==> flow/design.v <==
`timescale 1ns / 1ps
module FourBitCPU(rst, clk, opcode, address, myinput, myoutput, HLT, s_flag, z_flag, c_flag);
parameter n=4;
localparam DEPTH = 2**n;
input rst, clk;
input [3:0] opcode;
input [n-1:0] address;
input [7:0] myinput;
output reg [7:0] myoutput;
output reg HLT, s_flag, z_flag, c_flag;
reg [n-1:0] stackPoint;
reg [7:0] stackReg [0:DEPTH-1];
reg [7:0] mem [0:DEPTH-1];
reg [4:0] progCount;
integer i;
wire [n-1:0] addrNext = address + 1'b1;
wire [n-1:0] spDec    = stackPoint - 1'b1;
wire [7:0] memA   = mem[address];
wire [7:0] memA1  = mem[addrNext];
wire [7:0] mem0   = mem[0];
wire [7:0] stkTop = stackReg[stackPoint];
wire [8:0] sum    = {1'b0, memA} + {1'b0, myinput};
wire       borrow = (memA < myinput);
wire [7:0] andRes = memA & myinput;
wire [7:0] orRes  = memA | myinput;
wire [7:0] xorRes = memA ^ myinput;
always @(posedge clk)
begin
if (rst)
begin
  for (i=0; i<DEPTH; i=i+1)
    begin
      mem[i] <= i;
      stackReg[i] <= i;
    end
  c_flag <= 0;
  z_flag <= 0;
  s_flag <= 0;
  myoutput <= 0;
  HLT <= 0;
  progCount <= 0;
  stackPoint <= 4'b1110;
end
else if (progCount < 16 && !HLT)
begin
progCount <= progCount + 1;
case(opcode)
4'b0000:       
begin
  {c_flag, myoutput} <= sum;
  if (memA == 0) z_flag <= 1;
  s_flag <= 1'b0;
end
4'b0001:       
begin
  s_flag <= borrow;
  c_flag <= borrow;
  z_flag <= (memA == 0);
  myoutput <= memA;
end
4'b0010:       
begin
  mem[address] <= memA1;
  mem[addrNext] <= memA;
  myoutput <= memA1;
end
4'b0011:       
begin
  mem[address] <= mem0;
  if (mem0 == 0) z_flag <= 1;
  myoutput <= mem0;
end
4'b0100:       
begin
  myoutput <= memA >> 1;
end
4'b0101:       
begin
  mem[address] <= myinput;
  myoutput <= myinput;
  z_flag <= (myinput == 0);
end
4'b0110:       
begin
  myoutput <= memA;
  z_flag <= (memA == 0);
end
4'b0111:       
begin
  mem[address] <= andRes;
  myoutput <= andRes;
  if (andRes == 0) z_flag <= 1;
end
4'b1000:       
begin
  c_flag <= 0;
  z_flag <= 0;
  s_flag <= 0;
  myoutput <= memA;
end
4'b1001:       
begin
  mem[address] <= orRes;
  myoutput <= orRes;
  z_flag <= (orRes == 0);
  c_flag <= 1'b0;
  s_flag <= 1'b0;
end
4'b1010:       
begin
  mem[address] <= xorRes;
  myoutput <= xorRes;
  z_flag <= (xorRes == 0);
  c_flag <= 1'b0;
  s_flag <= 1'b0;
end
4'b1011:       
begin
  stackPoint <= spDec;
  stackReg[spDec] <= memA;
  myoutput <= memA;
end
4'b1100:       
begin
  mem[address] <= stkTop;
  stackPoint <= stackPoint + 1'b1;
  myoutput <= stkTop;
end
4'b1101:       
begin
  myoutput <= memA << 1;
  z_flag <= (memA == 0);
end
4'b1110:       
begin
  mem[address] <= ~memA;
  myoutput <= ~memA;
end
4'b1111:       
begin
  HLT <= 1'b1;
end
default: myoutput <= 0;
endcase
end
end
endmodule
### From RTL to reports: FourBitCPU

Tool output for the design above, in the order of the flow.
Lines are those of the file above, counted from 1.
A cell with -- has no value.

| inputs | value |
|---|---|
| top | FourBitCPU |
| clock | clk |
| cell library | sky130hd |
| library corner | tt_025C_1v80 |

### Word-level counts

Yosys after proc, flatten, opt, wreduce and memory -nomap, before mapping. Print and check cells are not counted. Equal cells are merged and count once.
Memory sizes are those after Yosys's memory passes, which may raise the word count (mostly to a power of two), join words into wider ones and drop unused or constant bits.

| bit counts | value |
|---|---|
| bits in registers | 21 |
| RAM bits | 256 |
| memory cells | 2 |
| output and inout bits | 12 |
| elaborated cells | 159 |

Memory list:

| name | words | width | RTL line | RTL |
|---|---|---|---|---|
| mem | 16 | 8 | 13 | `reg [7:0] mem [0:DEPTH-1];` |
| stackReg | 16 | 8 | 12 | `reg [7:0] stackReg [0:DEPTH-1];` |

| cells by class | value |
|---|---|
| add/sub/neg operators | 5 |
| order comparisons | 2 |
| equality and inequality tests | 18 |
| mux-type cells | 81 |
| bitwise logic cells | 11 |
| reductions and logical operators | 33 |

Operators by type and width:

| kind | count |
|---|---|
| 8-bit two-way mux | 37 |
| 15-bit OR reduction | 9 |
| 8-bit parallel mux with 12-bit select | 1 |
| 8-bit zero test | 6 |
| 4-bit == test with constant B | 8 |
| 4-bit two-way mux | 8 |
| 1-bit two-way mux | 22 |
| 1-bit parallel mux with 2-bit select | 10 |
| 4-bit by 3-bit == test with 1-bit output with constant B | 4 |
| 12-bit nonzero test | 1 |
| 2-bit AND reduction | 5 |
| 8-bit by 8-bit adder with 9-bit output | 1 |
| 4-bit by 1-bit adder with 4-bit output with constant B | 2 |
| 4-bit by 2-bit == test with 1-bit output with constant B | 2 |
| 4-bit OR reduction | 2 |
| 8-bit less-than comparator | 1 |
| 8-bit AND | 1 |
| 8-bit OR | 1 |
| 8-bit XOR | 1 |
| 8-bit NOT | 1 |
| 8-bit nonzero test | 1 |
| 4-bit parallel mux with 2-bit select | 1 |
| 1-bit parallel mux with 8-bit select | 1 |
| 1-bit OR | 7 |
| 2-bit != test with constant B | 3 |
| 3-bit OR reduction | 2 |
| 5-bit by 1-bit adder with 5-bit output with constant B | 1 |
| 5-bit less-than comparator with constant B | 1 |

Not listed: further kinds 9, cells in them 10.

### Longest topological paths

Longest topological path by Yosys (ltp), each cell counted once; first at word level (registers and memories cut), then after technology mapping (sequential cells cut; the memories' decode and read muxes count).

| logic depth | value |
|---|---|
| depth after elaboration | 12 |
| ABC_AREA | 0 |
| gate-level depth with buffers | 19 |
| gate-level depth less buffers | 15 |

### Mapped cells and area

Source: synth_stat.txt of the flow (Yosys; design flattened, memories mapped). It holds for the ABC_AREA given above (unset counts as 0); a run with the other value may have another netlist.

| synthesis totals | value |
|---|---|
| mapped cells | 1421 |
| chip area (Yosys) | 16618.4 µm² |
| sequential area | 8187.9 µm² |
| flip-flop cells | 281 |
| buffer cells | 120 |

Cell types:

| cell type | count | total area (µm²) |
|---|---|---|
| sky130_fd_sc_hd__edfxtp_1 | 256 | 7.69E+03 |
| sky130_fd_sc_hd__mux4_2 | 100 | 2252.16 |
| sky130_fd_sc_hd__o22ai_1 | 117 | 731.952 |
| sky130_fd_sc_hd__nor2_1 | 188 | 705.677 |
| sky130_fd_sc_hd__dfxtp_1 | 25 | 500.48 |
| sky130_fd_sc_hd__nand2_1 | 133 | 499.229 |
| sky130_fd_sc_hd__ha_1 | 36 | 450.432 |
| sky130_fd_sc_hd__a22oi_1 | 41 | 307.795 |
| sky130_fd_sc_hd__a21oi_1 | 48 | 240.23 |
| sky130_fd_sc_hd__clkbuf_1 | 62 | 232.723 |
| sky130_fd_sc_hd__mux4_1 | 7 | 183.926 |
| sky130_fd_sc_hd__nand3_1 | 33 | 165.158 |
| sky130_fd_sc_hd__nand4_1 | 22 | 137.632 |
| sky130_fd_sc_hd__inv_1 | 36 | 135.13 |
| sky130_fd_sc_hd__nor3_1 | 27 | 135.13 |
| sky130_fd_sc_hd__o21ai_0 | 27 | 135.13 |
| sky130_fd_sc_hd__a221oi_1 | 13 | 113.859 |
| sky130_fd_sc_hd__mux2i_1 | 11 | 110.106 |

Not listed: further types 53, cells in them 239.

### Timing after synthesis

OpenSTA on the mapped netlist: ideal clock, no wires. The path of least setup slack (recovery checks aside). Input and output delay are each 20% of the period. Register names are those of the netlist, which keeps one name where synthesis merged equal registers.

| path after synthesis | value |
|---|---|
| kind | in2reg |
| start | input port address[1] |
| end | register myoutput[7] |
| period | 8.0 ns |
| external input delay | 1.600 ns |
| library setup time | 0.122 ns |
| arrival | 5.252 ns |
| slack | 2.626 ns |
| delay of the path | 3.774 ns |
| stages | 17 |
| path buffers | 4 |
| period reached after synthesis | 5.374 ns |

"delay of the path" is the arrival time less input delay plus setup time.
"stages": output pins that drive a net of the path, with the launching flip-flop's if there is one; two outputs of one cell count as two.
"period reached after synthesis" = period - worst setup slack (recovery checks aside). The figure is calculated, with input and output delays left at 20% of the set period.
Between the ends stands the longest chain of elaborated cells between them, by number of cells; it is not shown to be the way that was timed. Of several equally long chains one is given.
Each line given opens the expression or statement behind the cell; cells for indexed reads and writes are added by Yosys, which also makes memories of some case tables.
A memory read counts as a cell of the chain, while the word-level depth stops at memories.
At most two assigning lines are given for a register; there are more.

| on the way, after synthesis | value |
|---|---|
| cell sequence | sky130_fd_sc_hd__clkbuf_1 > sky130_fd_sc_hd__clkbuf_1 > sky130_fd_sc_hd__mux4_2 > sky130_fd_sc_hd__a22o_1 > sky130_fd_sc_hd__a221oi_2 > sky130_fd_sc_hd__clkbuf_1 > sky130_fd_sc_hd__clkbuf_1 > sky130_fd_sc_hd__inv_1 > sky130_fd_sc_hd__ha_1 > sky130_fd_sc_hd__nor2b_1 > sky130_fd_sc_hd__o21ai_0 > sky130_fd_sc_hd__a21oi_1 > sky130_fd_sc_hd__o21a_1 > sky130_fd_sc_hd__o211ai_1 > sky130_fd_sc_hd__a21oi_1 > sky130_fd_sc_hd__o21a_1 > sky130_fd_sc_hd__o311a_1 |
| cells in the longest elaborated chain | 3 |
| elaborated cells between the ends (all ways) | 8 |
| classes of those cells | add/sub (2); mux (1); logic (4); memory (1) |

Ends and longest elaborated chain, after synthesis:

| element | RTL line | RTL |
|---|---|---|
| start, declared | 7 | `input [n-1:0] address;` |
| memory read 16 x 8 bit | 13 | `reg [7:0] mem [0:DEPTH-1];` |
| 8-bit by 8-bit adder with 9-bit output | 22 | `wire [8:0] sum    = {1'b0, memA} + {1'b0, myinput};` |
| 8-bit parallel mux with 12-bit select | 47 | `case(opcode)` |
| end, assigned | 59 | `myoutput <= memA;` |
| end, assigned | 65 | `myoutput <= memA1;` |
| end, declared | 9 | `output reg [7:0] myoutput;` |

### Timing after layout

Path of least setup slack in the final report of flow run A (OpenROAD, finished layout, wires in). Where an end is a register, its clock arrival counts in the times.

| path post-layout | value |
|---|---|
| kind | in2reg |
| start | input port address[1] |
| end | memory mem[7][6] |
| period | 4.53 ns |
| external input delay | 0.91 ns |
| library setup time | 0.28 ns |
| arrival | 4.68 ns |
| slack | 0.13 ns |
| stages | 16 |
| path buffers | 4 |

| on the way, post-layout | value |
|---|---|
| cell sequence | sky130_fd_sc_hd__clkdlybuf4s50_1 > sky130_fd_sc_hd__buf_12 > sky130_fd_sc_hd__buf_4 > sky130_fd_sc_hd__mux4_2 > sky130_fd_sc_hd__a22o_1 > sky130_fd_sc_hd__a221oi_4 > sky130_fd_sc_hd__inv_1 > sky130_fd_sc_hd__ha_1 > sky130_fd_sc_hd__nor3_1 > sky130_fd_sc_hd__o21ai_0 > sky130_fd_sc_hd__a21oi_1 > sky130_fd_sc_hd__a21oi_1 > sky130_fd_sc_hd__a211oi_1 > sky130_fd_sc_hd__o21a_1 > sky130_fd_sc_hd__buf_12 > sky130_fd_sc_hd__o22ai_1 |
| elaborated cells between the ends (all ways) | 34 |
| classes of those cells | add/sub (1); mux (28); logic (4); memory (1) |

Ends and longest elaborated chain, post-layout:

| element | RTL line | RTL |
|---|---|---|
| start, declared | 7 | `input [n-1:0] address;` |
| end, declared | 13 | `reg [7:0] mem [0:DEPTH-1];` |

Chain of elaborated cells between the ends: none given.

6 stored runs of FourBitCPU in the flow (synthesis by Yosys, layout by OpenROAD, sky130hd cells), in arbitrary order. Constraints: input delay and output delay 20% of the set period each, output load 0.01 pF.
"clock period achieved" is the run's clock period less its worst setup slack. It is reckoned from that one timing run; input and output delays stay at 20% of the period that was set.
"critical setup path time" is the time allowed to the run's worst setup path (the clock period less input and output delay, where it has them) less its slack. Clock arrival times count: a late capture clock shortens it, a late launch clock lengthens it.
"power consumption" rests on the timing tool's default activity at the inputs, not on a simulated workload.

#### Flow run A

| setting | value |
|---|---|
| ABC_AREA | `0` |
| CAP_MARGIN | `40` |
| CELL_PAD_IN_SITES_GLOBAL_PLACEMENT | `0` |
| CORE_ASPECT_RATIO | `1.77` |
| CORE_MARGIN | `3` |
| CORE_UTILIZATION | `60` |
| CTS_CLUSTER_SIZE | `12` |
| GPL_ROUTABILITY_DRIVEN | `0` |
| PLACE_DENSITY | `0.77` |
| SLEW_MARGIN | `5` |
| period_ns | `4.53` |

| result | value |
|---|---|
| critical setup path time | 3.50 ns |
| kind of the worst setup path | in2reg |
| standard-cell area after routing | 18835.6 µm² |
| worst hold slack after layout | 0.453 ns |
| clock period achieved | 4.403 ns |
| setup TNS | 0.000 ns |
| synthesized cell area | 16618.4 µm² |
| power consumption | 6494 uW |
| setup slack of the worst path | 0.127 ns |
| die footprint | 29811.8 µm² |
| utilization | 0.694 |

#### Flow run B

| setting | value |
|---|---|
| CAP_MARGIN | `15` |
| CELL_PAD_IN_SITES_GLOBAL_PLACEMENT | `2` |
| CORE_ASPECT_RATIO | `0.62` |
| CORE_UTILIZATION | `28` |
| CTS_CLUSTER_SIZE | `25` |
| GPL_ROUTABILITY_DRIVEN | `1` |
| GPL_TIMING_DRIVEN | `1` |
| MIN_ROUTING_LAYER | `met1` |
| PLACE_DENSITY_LB_ADDON | `0.05` |
| SLEW_MARGIN | `25` |
| TNS_END_PERCENT | `40` |
| period_ns | `5.4` |
| CORE_MARGIN | `2` |

| result | value |
|---|---|
| critical setup path time | 3.46 ns |
| kind of the worst setup path | in2reg |
| standard-cell area after routing | 19248.5 µm² |
| worst hold slack after layout | 0.460 ns |
| clock period achieved | 4.537 ns |
| setup TNS | 0.000 ns |
| synthesized cell area | 16618.4 µm² |
| power consumption | 5973 uW |
| setup slack of the worst path | 0.863 ns |
| die footprint | 61371.6 µm² |
| utilization | 0.328 |

#### Flow run C

| setting | value |
|---|---|
| CELL_PAD_IN_SITES_GLOBAL_PLACEMENT | `0` |
| CORE_MARGIN | `9` |
| CORE_UTILIZATION | `69` |
| CTS_CLUSTER_DIAMETER | `240` |
| GPL_TIMING_DRIVEN | `0` |
| PLACE_DENSITY_LB_ADDON | `0.21` |
| SETUP_SLACK_MARGIN | `-0.34` |
| period_ns | `8.67` |
| CAP_MARGIN | `20` |
| SLEW_MARGIN | `20` |

| result | value |
|---|---|
| critical setup path time | 6.07 ns |
| kind of the worst setup path | in2reg |
| standard-cell area after routing | 18283.8 µm² |
| worst hold slack after layout | 0.465 ns |
| clock period achieved | 7.805 ns |
| setup TNS | 0.000 ns |
| synthesized cell area | 16618.4 µm² |
| power consumption | 3589 uW |
| setup slack of the worst path | 0.865 ns |
| die footprint | 29994.8 µm² |
| utilization | 0.777 |

#### Flow run D

| setting | value |
|---|---|
| CORE_UTILIZATION | `20` |
| period_ns | `5.73` |
| CAP_MARGIN | `20` |
| CORE_MARGIN | `2` |
| SLEW_MARGIN | `20` |

| result | value |
|---|---|
| critical setup path time | 3.54 ns |
| kind of the worst setup path | in2reg |
| standard-cell area after routing | 19384.8 µm² |
| worst hold slack after layout | 0.464 ns |
| clock period achieved | 4.687 ns |
| setup TNS | 0.000 ns |
| synthesized cell area | 16618.4 µm² |
| power consumption | 5569 uW |
| setup slack of the worst path | 1.043 ns |
| die footprint | 85413.0 µm² |
| utilization | 0.236 |

#### Flow run E

| setting | value |
|---|---|
| ABC_AREA | `1` |
| CELL_PAD_IN_SITES_GLOBAL_PLACEMENT | `1` |
| CORE_ASPECT_RATIO | `1.09` |
| CORE_MARGIN | `6` |
| CTS_CLUSTER_DIAMETER | `365` |
| CTS_CLUSTER_SIZE | `75` |
| HOLD_SLACK_MARGIN | `-0.02` |
| MIN_ROUTING_LAYER | `met1` |
| TNS_END_PERCENT | `85` |
| period_ns | `3.73` |
| CAP_MARGIN | `20` |
| CORE_UTILIZATION | `40` |
| SLEW_MARGIN | `20` |

| result | value |
|---|---|
| critical setup path time | 2.74 ns |
| kind of the worst setup path | in2reg |
| standard-cell area after routing | 20801.2 µm² |
| worst hold slack after layout | 0.493 ns |
| clock period achieved | 3.487 ns |
| setup TNS | 0.000 ns |
| synthesized cell area | 17817.1 µm² |
| power consumption | 7061 uW |
| setup slack of the worst path | 0.243 ns |
| die footprint | 49756.7 µm² |
| utilization | 0.474 |

#### Flow run F

| setting | value |
|---|---|
| CORE_UTILIZATION | `40` |
| period_ns | `8.0` |
| CAP_MARGIN | `20` |
| CORE_MARGIN | `2` |
| SLEW_MARGIN | `20` |

| result | value |
|---|---|
| critical setup path time | 4.01 ns |
| kind of the worst setup path | in2reg |
| standard-cell area after routing | 18418.9 µm² |
| worst hold slack after layout | 0.460 ns |
| clock period achieved | 5.612 ns |
| setup TNS | 0.000 ns |
| synthesized cell area | 16618.4 µm² |
| power consumption | 3903 uW |
| setup slack of the worst path | 2.388 ns |
| die footprint | 43193.3 µm² |
| utilization | 0.45 |
